==> flow/design.v <==
`timescale 1ns/10ps
module  SOBEL(clk,reset,busy,ready,iaddr,idata,cdata_rd,cdata_wr,caddr_rd,caddr_wr,cwr,crd,csel	);
	input clk,reset;
	input ready;
	input [7:0] idata;
	input [7:0] cdata_rd;
	output reg busy;
	output reg [16:0] iaddr;
	output reg [7:0] cdata_wr;
	output [15:0] caddr_rd;
	output reg [15:0] caddr_wr;
	output reg cwr;
	output crd;
	output reg [1:0] csel;
	assign caddr_rd = 16'd0;
	assign crd = 1'b0;
	localparam IDLE = 2'd0, READ = 2'd1, WRITE = 2'd2, DONE = 2'd3;
	reg [1:0] state;
	reg [3:0] count;
	reg [16:0] count_iaddr;    
	reg [16:0] w_count;        
	reg [71:0] pixel_value;    
	reg [7:0] sobel_x;
	wire [71:0] win = {idata, pixel_value[63:0]};
	wire [7:0] p0 = win[7:0],   p1 = win[15:8],  p2 = win[23:16];
	wire [7:0] p3 = win[31:24], p5 = win[47:40];
	wire [7:0] p6 = win[55:48], p7 = win[63:56], p8 = win[71:64];
	wire signed [11:0] gx = $signed({4'b0, p0}) + $signed({3'b0, p3, 1'b0}) + $signed({4'b0, p6})
	                      - $signed({3'b0, p5, 1'b0}) - $signed({4'b0, p2}) - $signed({4'b0, p8});
	wire signed [11:0] gy_r = $signed({4'b0, pixel_value[7:0]}) + $signed({3'b0, pixel_value[15:8], 1'b0}) + $signed({4'b0, pixel_value[23:16]})
	                        - $signed({3'b0, pixel_value[63:56], 1'b0}) - $signed({4'b0, pixel_value[55:48]}) - $signed({4'b0, pixel_value[71:64]});
	function [7:0] clamp(input signed [11:0] v);
		if (v > 255) clamp = 8'd255;
		else if (v < 0) clamp = 8'd0;
		else clamp = v[7:0];
	endfunction
	wire [8:0] temp_combine = sobel_x + cdata_wr + 9'd1;
	always @(posedge clk)
	begin
		if (reset) begin
			state <= IDLE;
			busy <= 1'b0;
			cwr <= 1'b0;
			csel <= 2'b00;
			count <= 4'd0;
			iaddr <= 17'd0;
			count_iaddr <= 17'd0;
			w_count <= 17'd0;
			caddr_wr <= 16'd0;
			cdata_wr <= 8'd0;
		end
		else begin
			case (state)
			IDLE: begin
				if (ready) begin
					busy <= 1'b1;
					state <= READ;
					count <= 4'd0;
					count_iaddr <= 17'd0;
					iaddr <= 17'd0;
					w_count <= 17'd0;
				end
			end
			READ: begin
				pixel_value[count*8 +: 8] <= idata;
				if (count == 4'd8) begin
					cwr <= 1'b1;
					csel <= 2'b01;
					cdata_wr <= clamp(gx);
					sobel_x <= clamp(gx);
					caddr_wr <= w_count[15:0];
					state <= WRITE;
				end
				else begin
					if (count == 4'd2 || count == 4'd5)
						iaddr <= iaddr + 17'd256;
					else
						iaddr <= iaddr + 17'd1;
					count <= count + 4'd1;
				end
			end
			WRITE: begin
				if (csel == 2'b01) begin
					csel <= 2'b10;
					cdata_wr <= clamp(gy_r);
				end
				else if (csel == 2'b10) begin
					csel <= 2'b11;
					cdata_wr <= temp_combine[8:1];
				end
				else begin
					cwr <= 1'b0;
					csel <= 2'b00;
					count <= 4'd0;
					w_count <= w_count + 17'd1;
					if (w_count == 17'd65535) begin
						busy <= 1'b0;
						state <= DONE;
					end
					else begin
						state <= READ;
						if (count_iaddr % 258 == 255) begin
							count_iaddr <= count_iaddr + 17'd3;
							iaddr <= count_iaddr + 17'd3;
						end
						else begin
							count_iaddr <= count_iaddr + 17'd1;
							iaddr <= count_iaddr + 17'd1;
						end
					end
				end
			end
			default: ;
			endcase
		end
	end
endmodule
* Step by step through the tools: SOBEL
Tool output for the design above, in the order of the flow.
Line numbers count from 1 in the design file above.
Operators: Yosys type, input widths -> output width; for muxes data width and select width s.
Cell names lack the library's common part.
The mark n/a stands for no value.
- Top :: SOBEL
- Clock :: clk
- Library :: sky130hd
- Corner :: tt_025C_1v80

* Word-level counts
Counts by Yosys on the flattened word-level netlist (proc, flatten, opt, wreduce; memories kept). Register bits leave out memories and registers merged into their read ports (data or address). Print and check cells are left out. Cells with the same type and inputs are merged into one.
- $add $sub $neg :: 19
- Divide/modulo/power cells :: 1
- Order comparisons :: 4
- Eq/ne operators :: 17
- Shifts and indexed selects :: 2
- Mux-type cells :: 44
- Bitwise operators :: 4
- Reductions and logical operators :: 17
** Operator list (count)
- $mod 17x9->32 const B :: 1
- $mux 17 :: 9
- $and 72x72->72 :: 1
- $or 72x72->72 :: 1
- $not 72->72 :: 1
- $shift 8x33->72 :: 1
- $shift 8x33->72 const A :: 1
- $pmux 17 s2 :: 2
- $mux 8 :: 7
- $add 17x1->17 const B :: 3
- $pmux 17 s3 :: 1
- $sub 12x9->12 :: 4
- $neg 7->33 :: 1
- $eq 32x8->1 const B :: 1
- $sub 11x9->12 :: 2
- $lt 12x1->1 const B :: 2
- $gt 12x9->1 const B :: 2
- $add 10x8->11 :: 2
- $reduce_and 5->1 :: 4
- $add 8x9->10 :: 2
- $eq 17x16->1 const B :: 1
- $add 17x2->17 const B :: 1
- $add 17x9->17 const B :: 1
- $pmux 8 s2 :: 1
- $mux 4 :: 4
- $mux 2 :: 8
- $ne 2x2->1 const B :: 7
- $pmux 4 s3 :: 1
Other operator kinds: 22; their cells: 36.
- Register bits after elaboration :: 165
- Input bits :: 19
- Elaborated cells :: 120

* Longest topological paths
Longest topological path by Yosys (ltp), each cell counted once; first at word level (registers and memories cut), then after technology mapping (sequential cells cut; the memories' decode and read muxes count).
- Word-level depth :: 10
- ABC_AREA :: 0
- Gate-level depth with buffers :: 42

* Mapped cells and area
Yosys stat after the flow's synthesis: flattened, memories mapped to cells. It holds for the ABC_AREA given above (unset counts as 0); a run with the other value may have another netlist.
The area totals of this step are shown rounded.
** Cells by type
- edfxtp_1 :: count 72, total area 2.16E+03 µm²
- dfxtp_1 :: count 86, total area 1.72E+03 µm²
- fa_1 :: count 64, total area 1.28E+03 µm²
- nor2_1 :: count 153, total area 574.301 µm²
- ha_1 :: count 45, total area 563.04 µm²
- nand2_1 :: count 147, total area 551.779 µm²
- a21oi_1 :: count 92, total area 460.442 µm²
- inv_1 :: count 111, total area 416.65 µm²
- o21ai_0 :: count 67, total area 335.322 µm²
- xnor2_1 :: count 38, total area 332.819 µm²
- a22o_1 :: count 28, total area 245.235 µm²
- xor2_1 :: count 22, total area 192.685 µm²
- nor3_1 :: count 38, total area 190.182 µm²
- clkbuf_1 :: count 44, total area 165.158 µm²
- nand3_1 :: count 32, total area 160.154 µm²
- o211ai_1 :: count 19, total area 142.637 µm²
- buf_4 :: count 18, total area 135.13 µm²
- mux2i_1 :: count 12, total area 120.115 µm²
Other cell types: 83; their cells: 328.
- Standard cells after synthesis :: 1416
- Chip area (Yosys) :: 12320 µm²
- Area of sequential cells :: 3884 µm²
- Flip-flops :: 158
- Buffers :: 78

* Timing after synthesis
Source: OpenSTA report_checks on the synthesized netlist (no wires, ideal clock, input and output delay 20% of the period each), path of least setup slack; recovery checks are left aside. Register names are those of the netlist, which keeps one name where synthesis merged equal registers.
- Path kind :: reg2reg
- From :: register count_iaddr[9]
- To :: register iaddr[14]
- Period :: 9600 ps
- Library setup time :: 71 ps
- Launch time at the first pin :: 0 ps
- Arrival time :: 8623 ps
- Slack :: 907 ps
- Delay of the path :: 8694 ps
- Driving pins on the path :: 37
- Path buffers :: 1
- Synthesis period reached :: 8693 ps
"delay of the path" is the arrival time less input delay plus setup time.
"driving pins on the path": output pins that drive a net of the path, with the launching flip-flop's if there is one; two outputs of one cell count as two.
"synthesis period reached" is the clock period less the worst setup slack; recovery checks do not enter. This is arithmetic on one report: input and output delays are still those of the set period (20% each).
Between the ends stands the longest chain of elaborated cells between them, by number of cells; it is not shown to be the way that was timed. Of several equally long chains one is given.
Each line given opens the expression or statement behind the cell; cells for indexed reads and writes are added by Yosys, which also makes memories of some case tables.
At most two assigning lines are given for a register; there are more.
- Path through :: dfxtp_1 -> or4b_1 -> buf_2 -> or4_4 -> nand2_1 -> or3_4 -> o31ai_2 -> a211o_1 -> nor4_2 -> o311ai_2 -> nor3_1 -> o2111ai_1 -> a2111oi_2 -> o21a_1 -> mux2i_1 -> nand3_1 -> a21oi_2 -> o2111a_1 -> nand4_4 -> and3_4 -> nor2_1 -> ha_1 -> inv_1 -> nand2_1 -> mux2i_1 -> a311oi_1 -> o2111a_1 -> nand4_1 -> o21bai_1 -> a2111o_1 -> fa_1 -> nor2_1 -> nand3_1 -> or3_1 -> a21oi_1 -> o21ai_0 -> a21oi_1
- Cells in the longest elaborated chain :: 7
- Elaborated cells between the ends (all ways) :: 9
- Classes of those cells :: 2 x add/sub; 1 x div; 1 x eq/ne; 5 x mux
** Ends and longest elaborated chain, after synthesis
- start, declared :: line 20 : reg [16:0] count_iaddr;
- start, assigned :: line 103 : count_iaddr <= count_iaddr + 17'd3;
- start, assigned :: line 107 : count_iaddr <= count_iaddr + 17'd1;
- $mod 17x9->32 :: line 102 : if (count_iaddr % 258 == 255) begin
- $eq 32x8->1 :: line 102
- $mux 17 :: line 102
- $mux 17 :: line 96 : if (w_count == 17'd65535) begin
- $mux 17 :: line 87 : else if (csel == 2'b10) begin
- $mux 17 :: line 83 : if (csel == 2'b01) begin
- $pmux 17 s3 :: line 53 : case (state)
- end, assigned :: line 76 : iaddr <= iaddr + 17'd256;
- end, assigned :: line 78 : iaddr <= iaddr + 17'd1;
- end, declared :: line 8 : output reg [16:0] iaddr;

* Timing after layout
Path of least setup slack in the final report of flow run 1 (OpenROAD, finished layout, wires in). Where an end is a register, its clock arrival counts in the times.
The report prints the path's times to 10 ps; the period is as set.
- Path kind :: reg2reg
- From :: register count_iaddr[10]
- To :: register iaddr[4]
- Period :: 9600 ps
- Library setup time :: 120 ps
- Launch time at the first pin :: 440 ps
- Arrival time :: 9720 ps
- Slack :: 210 ps
- Driving pins on the path :: 38
- Path buffers :: 2
Between the ends stands the longest chain of elaborated cells between them, by number of cells; it is not shown to be the way that was timed. Of several equally long chains one is given.
At most two assigning lines are given for a register; there are more.
- Path through :: dfxtp_2 -> or4_4 -> nor4_4 -> nor2_2 -> or3_4 -> a2111oi_4 -> a211oi_4 -> a2111oi_4 -> o2111ai_4 -> o21ai_2 -> a21oi_2 -> nor2b_4 -> or4_1 -> buf_6 -> a221o_1 -> or3_4 -> a21oi_4 -> o2111a_2 -> (+2 left out) -> nor2_4 -> ha_4 -> inv_2 -> nand2_1 -> mux2i_1 -> a311oi_1 -> o2111a_1 -> nand4_1 -> o21bai_4 -> a2111o_1 -> fa_2 -> nor2_4 -> buf_6 -> nand2_2 -> xor2_2 -> o22ai_1 -> a22oi_1 -> nor2_1
- Cells in the longest elaborated chain :: 7
- Elaborated cells between the ends (all ways) :: 7
- RTL lines with such cells :: 5
- Classes of those cells :: 1 x div; 1 x eq/ne; 5 x mux
** Ends and longest elaborated chain, post-layout
- start, declared :: line 20 : reg [16:0] count_iaddr;
- start, assigned :: line 103 : count_iaddr <= count_iaddr + 17'd3;
- start, assigned :: line 107 : count_iaddr <= count_iaddr + 17'd1;
- $mod 17x9->32 :: line 102 : if (count_iaddr % 258 == 255) begin
- $eq 32x8->1 :: line 102
- $mux 17 :: line 102
- $mux 17 :: line 96 : if (w_count == 17'd65535) begin
- $mux 17 :: line 87 : else if (csel == 2'b10) begin
- $mux 17 :: line 83 : if (csel == 2'b01) begin
- $pmux 17 s3 :: line 53 : case (state)
- end, assigned :: line 76 : iaddr <= iaddr + 17'd256;
- end, assigned :: line 78 : iaddr <= iaddr + 17'd1;
- end, declared :: line 8 : output reg [16:0] iaddr;

Ticket comment

Flow measurements of SOBEL on sky130hd: 2 stored runs with different settings, listed in no order. Input and output delays are each 20% of the period that was set; the output load is 0.01 pF.
By "period achieved" is meant the clock period of the run minus its worst setup slack. This is arithmetic on one report: input and output delays are still those of the set period (20% each).
"time used up by the worst setup path" is the time allowed to the run's worst setup path (the clock period less input and output delay, where it has them) less its slack. Clock arrival times count: a late capture clock shortens it, a late launch clock lengthens it.
By "total power after layout" is meant OpenSTA's value without simulated activity: inputs other than the clock are taken to toggle once in ten clock periods, and the tool carries that through the logic.
"time used up by the worst setup path" is given in steps of 10 ps.
Measured values are rounded.

* Flow run 1
** Files
==> flow/run.sh <==
#!/bin/bash
# the make line also repeats the synthesis and layout settings of config.mk as NAME=value (left out here)
make -C /OpenROAD-flow-scripts/flow DESIGN_CONFIG=/design/flow/config.mk WORK_HOME=/design/flow/orfs CLKGATE_MAP_FILE= finish
==> flow/config.mk <==
export PLATFORM = sky130hd
export DESIGN_NAME = SOBEL
export DESIGN_NICKNAME = SOBEL
export VERILOG_FILES = /design/flow/design.v
export SDC_FILE = /design/flow/constraint.sdc
export NUM_CORES = 4
export LEC_CHECK = 0
export CAP_MARGIN = 20
export CORE_ASPECT_RATIO = 0.93
export CORE_MARGIN = 9
export CORE_UTILIZATION = 67
export CTS_CLUSTER_DIAMETER = 203
export GPL_ROUTABILITY_DRIVEN = 0
export GPL_TIMING_DRIVEN = 0
export SLEW_MARGIN = 25
==> flow/constraint.sdc <==
create_clock -name core_clock -period 9.6 [get_ports {clk}]
set_input_delay 1.9200 -clock core_clock [delete_from_list [all_inputs] [get_ports {clk}]]
set_output_delay 1.9200 -clock core_clock [all_outputs]
set_load 0.01 [all_outputs]
** Results
- Final utilization :: 82.0%
- Lowest setup slack :: 206 ps
- Post-route setup TNS :: 0 ps
- Worst hold slack :: 456 ps
- Standard-cell area after routing :: 14,710 µm²
- Total power after layout :: 1,910 uW
- Area of the synthesized netlist :: 12,320 µm²
- Overall die area :: 23,600 µm²
- Time used up by the worst setup path :: 9,390 ps
- Worst path kind :: reg2reg
- Period achieved :: 9,394 ps

* Flow run 2
** Files
==> flow/run.sh <==
#!/bin/bash
# the make line also repeats the synthesis and layout settings of config.mk as NAME=value (left out here)
make -C /OpenROAD-flow-scripts/flow DESIGN_CONFIG=/design/flow/config.mk WORK_HOME=/design/flow/orfs CLKGATE_MAP_FILE= finish
==> flow/config.mk <==
export PLATFORM = sky130hd
export DESIGN_NAME = SOBEL
export DESIGN_NICKNAME = SOBEL
export VERILOG_FILES = /design/flow/design.v
export SDC_FILE = /design/flow/constraint.sdc
export NUM_CORES = 4
export LEC_CHECK = 0
export CAP_MARGIN = 20
export CELL_PAD_IN_SITES_DETAIL_PLACEMENT = 1
export CELL_PAD_IN_SITES_GLOBAL_PLACEMENT = 3
export CORE_MARGIN = 2
export CORE_UTILIZATION = 40
export CTS_CLUSTER_DIAMETER = 55
export SLEW_MARGIN = 20
==> flow/constraint.sdc <==
create_clock -name core_clock -period 9.6 [get_ports {clk}]
set_input_delay 1.9200 -clock core_clock [delete_from_list [all_inputs] [get_ports {clk}]]
set_output_delay 1.9200 -clock core_clock [all_outputs]
set_load 0.01 [all_outputs]
** Results
- Time used up by the worst setup path :: 9,170 ps
- Worst path kind :: reg2reg
- Post-route setup TNS :: 0 ps
- Lowest setup slack :: 433 ps
- Area of the synthesized netlist :: 12,320 µm²
- Worst hold slack :: 456 ps
- Period achieved :: 9,167 ps
- Standard-cell area after routing :: 14,650 µm²
- Final utilization :: 48.1%
- Overall die area :: 32,220 µm²
- Total power after layout :: 1,889 uW
